==> flow/design.v <==
module fp10 #(
    parameter HALF = 100          
)(
    input  wire clk_in,
    input  wire reset,
    output wire tick
);
    reg [22:0] counter;
    reg clk_out;
    always @(posedge clk_in or posedge reset) begin
        if (reset) begin
            counter <= 0;
            clk_out <= 0;
        end
        else if (counter == HALF - 1) begin
            counter <= 0;
            clk_out <= ~clk_out;
        end
        else begin
            counter <= counter + 1;
        end
    end
    assign tick = (counter == HALF - 1) && ~clk_out;
endmodule
module miao10(clk, reset, tick, cout, qout);
input clk, reset, tick;
output cout;
output reg [7:0] qout;
always@(posedge clk or posedge reset) begin
   if (reset)
      qout <= 0;
   else if (tick) begin
      if(qout == 4)
         qout <= 0;
      else
         qout <= qout + 1;
   end
end
assign cout = (qout == 4) ? 1 : 0;
endmodule
module miao(qout,reset,clk,tick,cin,secin1,cout);
input clk,reset,tick,cin;
input [7:0] secin1;
output reg[7:0] qout;
output cout;
always@(posedge clk or posedge reset)
begin
	if(reset) qout<=0;
	else if(tick && cin)
	begin
   if(qout==59) begin qout<=0;end
	        else qout<=qout+1;end
end
assign cout=((qout==59)&&(secin1==4))?1:0;
endmodule
module fen(qout,am,am_fall,reset,clk,tick,cin,cout,nout,secin,secin1,naozhong);
input clk,reset,tick,am,am_fall,cin,naozhong;
input [7:0] secin;
input [7:0] secin1;
output reg[7:0] qout;
output reg[7:0] nout;
output   cout;
always@(posedge clk or posedge reset)
begin
	if(reset) qout<=0;
	else if(tick&&(~naozhong)&&(~am||cin))
	begin
   if(qout==59) begin qout<=0;end
	        else qout<=qout+1;end
end
always@(posedge clk or posedge reset)
begin
	if(reset) nout<=0;
	else if(am_fall&&naozhong)
	begin
	if(nout==59) begin nout<=0;end
		     else nout<=nout+1;end
end
assign cout=((qout==59)&&(secin==59)&&(secin1==4))?1:0;
endmodule
module shi(qout,ah,ah_fall,reset,clk,tick,cin,naozhong,nout);
input clk,reset,tick,ah,ah_fall,cin,naozhong;
output reg[7:0] qout;
output reg[7:0] nout;
always@(posedge clk or posedge reset)
begin
	if(reset) qout<=0;
	else if(tick&&(~naozhong)&&(~ah||cin))
	begin
   if(qout==23) qout<=0;
	        else qout<=qout+1;end
end
always@(posedge clk or posedge reset)
begin
	if(reset) nout<=0;
	else if(ah_fall&&naozhong)
	begin
	if(nout==23) begin nout<=0;end
		     else nout<=nout+1;end
end
endmodule
module alarm(en,clk,tick,reset,cin,set,shi,daodian,min,miao);
input [7:0] shi;
input [7:0] min;
input [7:0] miao;
input reset,cin,clk,tick,en;
output reg[7:0] set;
output daodian;
always@(posedge clk or posedge reset)
begin
	if(reset) set<=0;
	else if(tick)
	begin
		if(set==23)
		set<=0;
		else if(~cin)
		set<=set+1;
	end
end
assign daodian=(en&&(min==8'b0)&&(miao < 10))?1:0;
endmodule
module naozhong(
    input wire [7:0] shi_nao,
    input wire [7:0] shi_date,
    input wire [7:0] fen_nao,
    input wire [7:0] fen_date,
    input wire switch, clk, reset, tick,
    input wire switch_rise,
    output reg audio
);
    reg en_reg;
    reg alarm_enabled;
    always @(posedge clk or posedge reset)
    begin
        if (reset)
            en_reg <= 0;
        else if (tick)
        begin
            if (switch)
            begin
                en_reg <= 1;
            end
            else
                en_reg <= 0;
        end
    end
    always @(posedge clk or posedge reset)
    begin
        if (reset)
            alarm_enabled <= 1;
        else if (switch_rise)
            alarm_enabled <= !alarm_enabled;
    end
    always @(posedge clk or posedge reset)
    begin
        if (reset)
            audio <= 0;
        else if (tick)
        begin
            if (alarm_enabled && en_reg && (shi_nao == shi_date)&&(fen_nao == fen_date))
                audio <= 1;
            else
                audio <= 0;
        end
    end
endmodule
module audio(
    input wire clk,            
    input wire reset,          
    input wire en,             
    output wire pwm_out        
);
    parameter C4 = 261;
    parameter D4 = 293;
    parameter E4 = 329;
    parameter F4 = 349;
    parameter G4 = 392;
    parameter A4 = 440;
    parameter B4 = 493;
    parameter E_DI = 82;
    parameter FS = 93;
    parameter CLK_FREQ = 50000;
    parameter LONG  = 2000;
    parameter SHORT = 1000;
    reg [31:0] counter;
    reg [31:0] pwm_duty_cycle;   
    reg [31:0] note_freq;
    reg [31:0] note_duration_counter;
    reg [3:0] note_index;   
    function [31:0] note_table;
        input [3:0] idx;
        case (idx)
            4'd0:  note_table = D4;
            4'd1:  note_table = G4;
            4'd2:  note_table = B4;
            4'd3:  note_table = G4;
            4'd4:  note_table = A4;
            4'd5:  note_table = D4;
            4'd6:  note_table = E4;
            4'd7:  note_table = B4;
            4'd8:  note_table = G4;
            4'd9:  note_table = E_DI;
            4'd10: note_table = D4;
            4'd11: note_table = B4;
            4'd12: note_table = G4;
            4'd13: note_table = E_DI;
            4'd14: note_table = B4;
            4'd15: note_table = FS;
            default: note_table = B4;
        endcase
    endfunction
    function [31:0] duration_table;
        input [3:0] idx;
        case (idx)
            4'd5, 4'd6: duration_table = SHORT;
            default:    duration_table = LONG;
        endcase
    endfunction
    always @(posedge clk or posedge reset) begin
        if (reset) begin
            counter <= 0;
            pwm_duty_cycle <= 0;
        end else if (en) begin
            if (counter >= CLK_FREQ / note_freq) begin
                counter <= 0;
                pwm_duty_cycle <= ~pwm_duty_cycle;
            end else begin
                counter <= counter + 1;
            end
        end
    end
    always @(posedge clk or posedge reset) begin
        if (reset) begin
            note_index <= 0;
            note_freq <= note_table(4'd0);
            note_duration_counter <= 0;
        end else if (en) begin
            if (note_duration_counter >= duration_table(note_index)) begin
                note_duration_counter <= 0;
                note_index <= (note_index + 1) % 8;   
                note_freq <= note_table(note_index);
            end else begin
                note_duration_counter <= note_duration_counter + 1;
            end
        end
    end
    assign pwm_out = pwm_duty_cycle;
endmodule
module bcd(
	input	[7:0]	bin_in,
	output	[9:0]	bcd_out
    );
reg [3:0] ones;
reg [3:0] tens;
reg [1:0] hundreds;
integer i;
always @(*) begin
	ones 		= 4'd0;
	tens 		= 4'd0;
	hundreds 	= 2'd0;
	for(i = 7; i >= 0; i = i - 1) begin
		if (ones >= 4'd5) 		ones = ones + 4'd3;
		if (tens >= 4'd5) 		tens = tens + 4'd3;
		if (hundreds >= 4'd5)	hundreds = hundreds + 4'd3;
		hundreds = {hundreds[0],tens[3]};
		tens	 = {tens[2:0],ones[3]};
		ones	 = {ones[2:0],bin_in[i]};
	end
end	
assign bcd_out = {hundreds, tens, ones};
endmodule
module display(qin,sig);
input[3:0] qin;
output reg [0:6]sig;
always@(qin)
begin case(qin)
4'd0:sig=7'b0000001;
4'd1:sig=7'b1001111;
4'd2:sig=7'b0010010;
4'd3:sig=7'b0000110;
4'd4:sig=7'b1001100;
4'd5:sig=7'b0100100;
4'd6:sig=7'b0100000;
4'd7:sig=7'b0001111;
4'd8:sig=7'b0000000;
4'd9:sig=7'b0000100;
default:sig=7'b0000001;
endcase
end 
endmodule 
module mux2to1 (
   input wire [7:0] a,    
	input wire [7:0] b, 	 
   input wire sel,  
   output wire [7:0] y   
);
    assign y = (sel) ? a : b;
endmodule
module shuzizhong(
    input wire clk1,         
    input wire reset,        
    input wire ah1,          
    input wire am1,          
    input wire alarm1,       
    input wire en,           
    input wire naozhong,     
    output wire [0:6] shi,       
    output wire [0:6] ge,        
    output wire [0:6] min_shi,   
    output wire [0:6] min_ge,    
    output wire [0:6] sec_shi,   
    output wire [0:6] sec_ge,    
    output wire daodian,     
    output wire audio        
);
    wire tick;               
    wire [7:0] bb, miao1, fen1, shi1, nao_fen, nao_shi, set1;
    wire cout10, cout_miao, cout_fen, ring;
    wire [7:0] y_shi, y_fen, y_miao;
    wire [9:0] out, fen, miao;
    fp10 a(.clk_in(clk1), .reset(reset), .tick(tick));
    reg ah_s, ah, am_s, am, alarm_s, alarm;
    always @(posedge clk1 or posedge reset) begin
        if (reset) begin
            ah_s <= 1; ah <= 1;
            am_s <= 1; am <= 1;
            alarm_s <= 0; alarm <= 0;
        end else if (tick) begin
            ah_s <= ah1; ah <= ah_s;
            am_s <= am1; am <= am_s;
            alarm_s <= alarm1; alarm <= alarm_s;
        end
    end
    wire ah_fall = tick && ah && ~ah_s;
    wire am_fall = tick && am && ~am_s;
    wire alarm_rise = tick && ~alarm && alarm_s;
    miao10 inst16(.clk(clk1), .reset(reset), .tick(tick), .cout(cout10), .qout(bb));
    miao inst20(.qout(miao1), .reset(reset), .clk(clk1), .tick(tick), .cin(cout10),
                .secin1(bb), .cout(cout_miao));
    fen inst24(.qout(fen1), .am(am), .am_fall(am_fall), .reset(reset), .clk(clk1), .tick(tick),
               .cin(cout_miao), .cout(cout_fen), .nout(nao_fen), .secin(miao1), .secin1(bb),
               .naozhong(naozhong));
    shi inst19(.qout(shi1), .ah(ah), .ah_fall(ah_fall), .reset(reset), .clk(clk1), .tick(tick),
               .cin(cout_fen), .naozhong(naozhong), .nout(nao_shi));
    alarm inst3(.en(en), .clk(clk1), .tick(tick), .reset(reset), .cin(alarm), .set(set1),
                .shi(shi1), .daodian(daodian), .min(fen1), .miao(miao1));
    naozhong inst6(.shi_nao(nao_shi), .shi_date(shi1), .fen_nao(nao_fen), .fen_date(fen1),
                   .switch(alarm), .clk(clk1), .reset(reset), .tick(tick),
                   .switch_rise(alarm_rise), .audio(ring));
    audio inst5(.clk(clk1), .reset(reset), .en(ring), .pwm_out(audio));
    mux2to1 nn(.a(nao_shi), .b(shi1), .sel(naozhong), .y(y_shi));
    mux2to1 mm(.a(nao_fen), .b(fen1), .sel(naozhong), .y(y_fen));
    mux2to1 jj(.a(8'd0), .b(miao1), .sel(naozhong), .y(y_miao));
    bcd inst4(.bin_in(y_shi), .bcd_out(out));
    bcd inst(.bin_in(y_fen), .bcd_out(fen));
    bcd inst9(.bin_in(y_miao), .bcd_out(miao));
    display inst1(.qin(out[7:4]), .sig(shi));
    display inst2(.qin(out[3:0]), .sig(ge));
    display inst10(.qin(fen[7:4]), .sig(min_shi));
    display inst11(.qin(fen[3:0]), .sig(min_ge));
    display inst12(.qin(miao[7:4]), .sig(sec_shi));
    display inst13(.qin(miao[3:0]), .sig(sec_ge));
endmodule
--- tool output ---
Reports on shuzizhong

Module shuzizhong before and after one edit of its RTL, step after step.
"before" refers to lines of the RTL above, "after" to lines of the edited file.
"change": "after" minus "before" as printed here. "rel. change": 100 x difference / "before".
Cell names lack the library's common part.
Not given: n/a

Design top: shuzizhong
Clock input: clk1
Cell library: sky130hd
Timing corner: tt_025C_1v80

The edit

Unified diff, file above to edited file.
This change comes from a script, not from a designer. The edited design behaves differently; no optimisation was intended.

```diff
@@ -34,5 +34,5 @@
          qout <= 0;
       else
-         qout <= qout + 1;
+         qout <= qout - 1;
    end
 end
```

Elaborated design

Source: Yosys, flattened and elaborated, memories not mapped. Widths are those after wreduce. Registers that Yosys merges into a memory's read port (data or address) are not register bits. Print and check cells do not count.
Memory sizes are those after Yosys's memory passes, which may raise the word count (mostly to a power of two), join words into wider ones and drop unused or constant bits.

Operators by class:

| item                          | before | after | change | rel. change (%) |
| add/subtract/negate cells     | 49     | 49    | 0      | 0.00 |
| multiply operators            | 0      | 0     | 0      | n/a |
| div/mod/pow operators         | 1      | 1     | 0      | 0.00 |
| $lt $le $gt $ge               | 42     | 42    | 0      | 0.00 |
| equality and inequality tests | 11     | 11    | 0      | 0.00 |
| shift-type cells              | 0      | 0     | 0      | n/a |
| mux-type cells                | 59     | 59    | 0      | 0.00 |
| bitwise operators             | 8      | 8     | 0      | 0.00 |
| reduce/logical cells          | 28     | 28    | 0      | 0.00 |

Operators with widths:

| kind                                              | before | after | change | rel. change (%) |
| adder 8 x 1 -> 8 bit (second input constant)      | 6      | 5     | -1     | -16.67 |
| subtractor 8 x 1 -> 8 bit (second input constant) | 0      | 1     | +1     | n/a |

Unchanged operator kinds not shown: 34.

Word-level totals:

| item                            | before | after | change | rel. change (%) |
| register bits                   | 212    | 212   | 0      | 0.00 |
| bits in latches                 | 0      | 0     | 0      | n/a |
| RAM bits                        | 0      | 0     | 0      | n/a |
| bits in read-only memories      | 816    | 816   | 0      | 0.00 |
| word width x clocked read ports | 9      | 9     | 0      | 0.00 |
| memory cells                    | 7      | 7     | 0      | 0.00 |
| input port bits                 | 7      | 7     | 0      | 0.00 |
| output and inout bits           | 44     | 44    | 0      | 0.00 |

Memory list:

| item                                    | before                                                                                                     | after |
| words x width with read and write ports | 16 x 9 bit 1R0W; 16 x 7 bit 1R0W; 16 x 7 bit 1R0W; 16 x 7 bit 1R0W; 16 x 7 bit 1R0W; 16 x 7 bit 1R0W; (+1) | 16 x 9 bit 1R0W; 16 x 7 bit 1R0W; 16 x 7 bit 1R0W; 16 x 7 bit 1R0W; 16 x 7 bit 1R0W; 16 x 7 bit 1R0W; (+1) |

The mark (+n) counts cells that are not listed.

Logic depth

Longest topological path by Yosys (ltp), each cell counted once; first at word level (registers and memories cut), then after technology mapping (sequential cells cut; the memories' decode and read muxes count).

Logic depth:

| item                          | before | after | change | rel. change (%) |
| word-level depth              | 15     | 15    | 0      | 0.00 |
| ABC_AREA                      | 0      | 0     | n/a    | n/a |
| gate-level depth with buffers | 93     | 92    | -1     | -1.08 |

Mapped cells and area

Yosys stat after the flow's synthesis: flattened, memories mapped to cells. It holds for the ABC_AREA given above (unset counts as 0); a run with the other value may have another netlist.

Cells by type:

| cell type | before | after | change | rel. change (%) |
| a21oi_1   | 119    | 97    | -22    | -18.49 |
| xor2_1    | 48     | 65    | +17    | +35.42 |
| nor2_1    | 194    | 210   | +16    | +8.25 |
| and3_1    | 28     | 44    | +16    | +57.14 |
| nand2_1   | 190    | 175   | -15    | -7.89 |
| nor3_1    | 36     | 50    | +14    | +38.89 |
| o21ai_0   | 119    | 107   | -12    | -10.08 |
| xnor2_1   | 103    | 92    | -11    | -10.68 |
| clkbuf_1  | 44     | 34    | -10    | -22.73 |
| a31oi_1   | 30     | 22    | -8     | -26.67 |
| and2_1    | 19     | 12    | -7     | -36.84 |
| a41oi_1   | 9      | 3     | -6     | -66.67 |
| or2_2     | 4      | 10    | +6     | +150.00 |
| nand3_1   | 62     | 57    | -5     | -8.06 |
| a211oi_1  | 17     | 22    | +5     | +29.41 |
| nor4_1    | 22     | 26    | +4     | +18.18 |
| o21a_1    | 21     | 25    | +4     | +19.05 |
| o211ai_1  | 11     | 7     | -4     | -36.36 |

Unchanged cell types not shown: 21.
The list need not be complete.

Mapped netlist:

| item                     | before    | after     | change     | rel. change (%) |
| mapped cells             | 1847      | 1841      | -6         | -0.32 |
| chip area (Yosys) (mm^2) | 0.0149306 | 0.0149318 | +0.0000012 | +0.01 |
| flip-flop cells          | 156       | 156       | 0          | 0.00 |
| buffers                  | 53        | 46        | -7         | -13.21 |

The figures by module come from a second, unflattened synthesis with its own total; it is not the netlist above.

Unflattened totals:

| item                                | before    | after     | change     | rel. change (%) |
| cells (unflattened synthesis)       | 2049      | 2044      | -5         | -0.24 |
| area (unflattened synthesis) (mm^2) | 0.0169988 | 0.0169888 | -0.0000100 | -0.06 |

Each row is one instance without its submodules.

Modules, before:

| module     | times used | cells | area (mm^2) | sequential area (mm^2) |
| audio      | 1          | 991   | 0.007775    | 0.0018806 |
| bcd        | 3          | 143   | 0.0009884   | 0 |
| fp10       | 1          | 103   | 0.0011098   | 0.0006006 |
| display    | 6          | 24    | 0.0001839   | 0 |
| fen        | 1          | 94    | 0.0009046   | 0.0004004 |
| shi        | 1          | 79    | 0.0007933   | 0.0004004 |
| alarm      | 1          | 47    | 0.0005067   | 0.0002002 |
| miao       | 1          | 46    | 0.0004317   | 0.0002002 |
| miao10     | 1          | 41    | 0.0004267   | 0.0002002 |
| mux2to1    | 3          | 9     | 0.0001314   | 0 |
| naozhong   | 1          | 30    | 0.000294    | 0.0000763 |
| shuzizhong | 1          | 18    | 0.000294    | 0.0001551 |

Modules, after:

| module     | times used | cells | area (mm^2) | sequential area (mm^2) |
| audio      | 1          | 991   | 0.007775    | 0.0018806 |
| bcd        | 3          | 143   | 0.0009884   | 0 |
| fp10       | 1          | 103   | 0.0011098   | 0.0006006 |
| display    | 6          | 24    | 0.0001839   | 0 |
| fen        | 1          | 94    | 0.0009046   | 0.0004004 |
| shi        | 1          | 79    | 0.0007933   | 0.0004004 |
| alarm      | 1          | 47    | 0.0005067   | 0.0002002 |
| miao       | 1          | 46    | 0.0004317   | 0.0002002 |
| miao10     | 1          | 36    | 0.0004166   | 0.0002002 |
| mux2to1    | 3          | 9     | 0.0001314   | 0 |
| naozhong   | 1          | 30    | 0.000294    | 0.0000763 |
| shuzizhong | 1          | 18    | 0.000294    | 0.0001551 |

Worst setup path after synthesis

Source: OpenSTA report_checks on the synthesized netlist (no wires, ideal clock, input and output delay 20% of the period each), path of least setup slack; recovery checks are left aside. Register names are those of the netlist, which keeps one name where synthesis merged equal registers.

Path after synthesis:

| item                                | before           | after                       | change  | rel. change (%) |
| kind                                | in2out           | reg2reg                     | n/a     | n/a |
| start point                         | input naozhong   | register inst5.note_freq[0] | n/a     | n/a |
| end point                           | output sec_ge[4] | register inst5.counter[15]  | n/a     | n/a |
| clock period (ns)                   | 25.0             | 25.0                        | 0.0     | 0.00 |
| external input delay (ns)           | 5.000            | n/a                         | n/a     | n/a |
| external output delay (ns)          | 5.000            | n/a                         | n/a     | n/a |
| time at the first pin (ns)          | 5.000            | 0.000                       | -5.000  | -100.00 |
| arrival (ns)                        | 11.287           | 16.187                      | +4.900  | +43.41 |
| required time (ns)                  | 20.000           | 24.868                      | +4.868  | +24.34 |
| slack (ns)                          | 8.713            | 8.682                       | -0.031  | n/a |
| path delay (ns)                     | 6.287            | 16.319                      | +10.032 | +159.57 |
| stages                              | 28               | 88                          | +60     | +214.29 |
| buffers on the path                 | 4                | 9                           | +5      | +125.00 |
| period reached after synthesis (ns) | 16.287           | 16.318                      | +0.031  | +0.19 |

"path delay" = arrival - input delay + setup time.
At an output port there is no setup time.
"stages": output pins that drive a net of the path, with the launching flip-flop's if there is one; two outputs of one cell count as two.
"period reached after synthesis" is the clock period less the worst setup slack; recovery checks do not enter. This is arithmetic on one report: input and output delays are still those of the set period (20% each).
Between the ends stands the longest chain of elaborated cells between them, by number of cells; it is not shown to be the way that was timed. Of several equally long chains one is given.
Each line given opens the expression or statement behind the cell; cells for indexed reads and writes are added by Yosys, which also makes memories of some case tables.
The chain passes a memory read, where the word-level depth is cut; so it can be longer than that depth.
A register here has more assigning lines than the two given.

Between the ends, after synthesis, before:
Path through: clkbuf_1 -> clkbuf_1 -> buf_1 -> clkbuf_1 -> nand2b_1 -> inv_1 -> ha_1 -> o21ai_0 -> xnor2_1 -> nand2b_1 -> ha_1 -> nor2b_1 -> o21a_1 -> xnor2_1 -> ha_1 -> nand2b_1 -> a21boi_0 -> xnor2_1 -> ha_1 -> nand2b_1 -> a21boi_0 -> xnor2_1 -> ha_1 -> nand2b_1 -> a21boi_0 -> mux2i_1 -> nand2_1 -> o22ai_1
Length of the longest elaborated chain: 16
Elaborated cells on any way between the ends: 23
Source lines of those cells: 3
Those cells by class: add/sub (7); compare (7); mux (8); memory (1)

Ends and longest elaborated chain, after synthesis, before:

| item                         | RTL line | text |
| start, declared              | 306      | `input wire naozhong,` |
| 2-to-1 mux 8 bit             | 297      | `assign y = (sel) ? a : b;` |
| adder 1 x 2 -> 3 bit         | 262      | `if (ones >= 4'd5) ones = ones + 4'd3;` |
| 2-to-1 mux 3 bit             | 262      |  |
| >= comparator 4 x 3 -> 1 bit | 262      |  |
| 2-to-1 mux 4 bit             | 262      |  |
| >= comparator 4 x 3 -> 1 bit | 262      |  |
| 2-to-1 mux 4 bit             | 262      |  |
| [2 not listed]               | n/a      |  |
| >= comparator 4 x 3 -> 1 bit | 262      |  |
| 2-to-1 mux 4 bit             | 262      |  |
| >= comparator 4 x 3 -> 1 bit | 262      |  |
| 2-to-1 mux 4 bit             | 262      |  |
| >= comparator 4 x 3 -> 1 bit | 262      |  |
| 2-to-1 mux 4 bit             | 262      |  |
| memory (16 x 7 bit)          | 276      | `begin case(qin)` |
| end, declared                | 312      | `output wire [0:6] sec_ge,` |

Between the ends, after synthesis, after:
Path through: dfstp_2 -> clkbuf_1 -> buf_1 -> nand2_1 -> ha_1 -> o21a_1 -> o2111ai_1 -> nand3_1 -> inv_2 -> buf_4 -> o21ai_0 -> ha_1 -> nand2_1 -> nor3b_1 -> a211o_1 -> o211ai_1 -> nand2_1 -> inv_1 -> [52 not listed] -> o21ai_0 -> nand2b_1 -> or2_2 -> a211oi_1 -> a32o_1 -> o2111ai_1 -> ha_1 -> nand2b_1 -> a21oi_1 -> nor2b_1 -> o21ai_0 -> nand2b_1 -> a21oi_1 -> o21ai_0 -> inv_1 -> nor2_1 -> clkbuf_1 -> nor2_1
Length of the longest elaborated chain: 3
Elaborated cells on any way between the ends: 3
Source lines of those cells: 1
Those cells by class: div (1); compare (1); mux (1)

Ends and longest elaborated chain, after synthesis, after:

| item                      | RTL line | text |
| start, declared           | 187      | `reg [31:0] note_freq;` |
| divider 16 x 32 -> 32 bit | 224      | `if (counter >= CLK_FREQ / note_freq) begin` |
| >= comparator 32 bit      | 224      |  |
| 2-to-1 mux 32 bit         | 224      |  |
| end, assigned             | 225      | `counter <= 0;` |
| end, assigned             | 228      | `counter <= counter + 1;` |
| end, declared             | 185      | `reg [31:0] counter;` |

Timing after layout

From the final timing report of each run of set A: the path of least setup slack in the routed layout; clock arrival at registers is part of the times.

Path after layout:

| item                       | before                           | after                            | change | rel. change (%) |
| kind                       | reg2reg                          | reg2reg                          | n/a    | n/a |
| start point                | register inst5.note_freq[3]      | register inst5.note_freq[3]      | n/a    | n/a |
| end point                  | register inst5.pwm_duty_cycle[0] | register inst5.pwm_duty_cycle[0] | n/a    | n/a |
| clock period (ns)          | 25.0                             | 25.0                             | 0.0    | 0.00 |
| time at the first pin (ns) | 0.43                             | 0.42                             | -0.01  | -2.33 |
| arrival (ns)               | 19.12                            | 19.78                            | +0.66  | +3.45 |
| required time (ns)         | 25.27                            | 25.28                            | +0.01  | +0.04 |
| slack (ns)                 | 6.15                             | 5.49                             | -0.66  | n/a |
| stages                     | 79                               | 81                               | +2     | +2.53 |
| buffers on the path        | 0                                | 0                                | 0      | n/a |

Between the ends stands the longest chain of elaborated cells between them, by number of cells; it is not shown to be the way that was timed. Of several equally long chains one is given.

Between the ends, after layout, before:
Path through: dfrtp_1 -> inv_1 -> ha_1 -> or3b_1 -> ha_1 -> nand3b_1 -> o22a_1 -> nand3_1 -> o21ai_0 -> inv_1 -> ha_1 -> o21ai_0 -> a21oi_1 -> o22ai_2 -> a21o_1 -> nand2_1 -> inv_1 -> nor2_1 -> [43 not listed] -> mux2_1 -> ha_1 -> and4_1 -> a21oi_1 -> nand2_1 -> o311a_1 -> mux2i_1 -> nand4_1 -> ha_1 -> nand2b_1 -> a21o_1 -> a21o_1 -> a21oi_1 -> nor2b_1 -> o2111ai_1 -> nand2_1 -> and2_1 -> xor2_1
Length of the longest elaborated chain: 3
Elaborated cells on any way between the ends: 3
Source lines of those cells: 1
Those cells by class: div (1); compare (1); reduce/logical (1)

Ends and longest elaborated chain, after layout, before:

| item                      | RTL line | text |
| start, declared           | 187      | `reg [31:0] note_freq;` |
| divider 16 x 32 -> 32 bit | 224      | `if (counter >= CLK_FREQ / note_freq) begin` |
| >= comparator 32 bit      | 224      |  |
| AND reduction 2 bit       | n/a      |  |
| end, assigned             | 222      | `pwm_duty_cycle <= 0;` |
| end, assigned             | 226      | `pwm_duty_cycle <= ~pwm_duty_cycle;` |
| end, declared             | 186      | `reg [31:0] pwm_duty_cycle;` |

Between the ends, after layout, after:
Path through: dfrtp_1 -> o41ai_4 -> inv_2 -> nor2_1 -> ha_1 -> and3_1 -> o2111ai_1 -> nand3_1 -> inv_2 -> o21ai_0 -> ha_1 -> nand2_1 -> nor3b_1 -> a211o_1 -> o211ai_1 -> nand2_1 -> inv_1 -> nor2_1 -> [45 not listed] -> nor2b_1 -> o21ai_0 -> nand2b_1 -> or2_2 -> a211oi_1 -> a32o_1 -> o2111ai_1 -> ha_1 -> nand2b_1 -> a21oi_1 -> nor2b_1 -> o21ai_0 -> nand2b_1 -> a21oi_1 -> o21ai_0 -> inv_1 -> nor2_4 -> xor2_1
Length of the longest elaborated chain: 3
Elaborated cells on any way between the ends: 3
Source lines of those cells: 1
Those cells by class: div (1); compare (1); reduce/logical (1)

Ends and longest elaborated chain, after layout, after:

| item                      | RTL line | text |
| start, declared           | 187      | `reg [31:0] note_freq;` |
| divider 16 x 32 -> 32 bit | 224      | `if (counter >= CLK_FREQ / note_freq) begin` |
| >= comparator 32 bit      | 224      |  |
| AND reduction 2 bit       | n/a      |  |
| end, assigned             | 222      | `pwm_duty_cycle <= 0;` |
| end, assigned             | 226      | `pwm_duty_cycle <= ~pwm_duty_cycle;` |
| end, declared             | 186      | `reg [31:0] pwm_duty_cycle;` |

Layout results

Runs of the flow (Yosys, OpenROAD) on both versions; the two runs of a pair have the same settings. The constraints put input and output delay at 20% of the set period each and load the outputs with 0.01 pF.

Settings, set A:
CORE_UTILIZATION: 40
period_ns: 25.0
CAP_MARGIN: 20
CORE_MARGIN: 2
SLEW_MARGIN: 20

Results, set A:

| item                                   | before    | after     | change     | rel. change (%) |
| post-synthesis cell area (mm^2)        | 0.0149306 | 0.0149318 | +0.0000012 | +0.01 |
| die outline area (mm^2)                | 0.0388878 | 0.0388918 | +0.0000040 | +0.01 |
| standard-cell area after layout (mm^2) | 0.0164207 | 0.0164495 | +0.0000288 | +0.18 |
| utilization (%)                        | 44.7      | 44.8      | +0.1       | n/a |
| worst setup slack after layout (ns)    | 6.151     | 5.493     | -0.658     | n/a |
| period reached (ns)                    | 18.849    | 19.507    | +0.658     | +3.49 |

Settings, set B:
CAP_MARGIN: 30
CELL_PAD_IN_SITES_DETAIL_PLACEMENT: 2
CORE_MARGIN: 3
CORE_UTILIZATION: 18
HOLD_SLACK_MARGIN: 0.03
MAX_ROUTING_LAYER: met5
PLACE_DENSITY_LB_ADDON: 0.1
period_ns: 33.0
SLEW_MARGIN: 20

Results, set B:

| item                                   | before    | after     | change     | rel. change (%) |
| post-synthesis cell area (mm^2)        | 0.0149306 | 0.0149318 | +0.0000012 | +0.01 |
| die outline area (mm^2)                | 0.0864389 | 0.0864478 | +0.0000089 | +0.01 |
| standard-cell area after layout (mm^2) | 0.0172165 | 0.0173104 | +0.0000939 | +0.55 |
| utilization (%)                        | 21.2      | 21.3      | +0.1       | n/a |
| worst setup slack after layout (ns)    | 12.901    | 12.604    | -0.297     | n/a |
| period reached (ns)                    | 20.099    | 20.396    | +0.297     | +1.48 |

"period reached" is the run's clock period less its worst setup slack. It is reckoned from that one timing run; input and output delays stay at 20% of the period that was set.
--- end ---
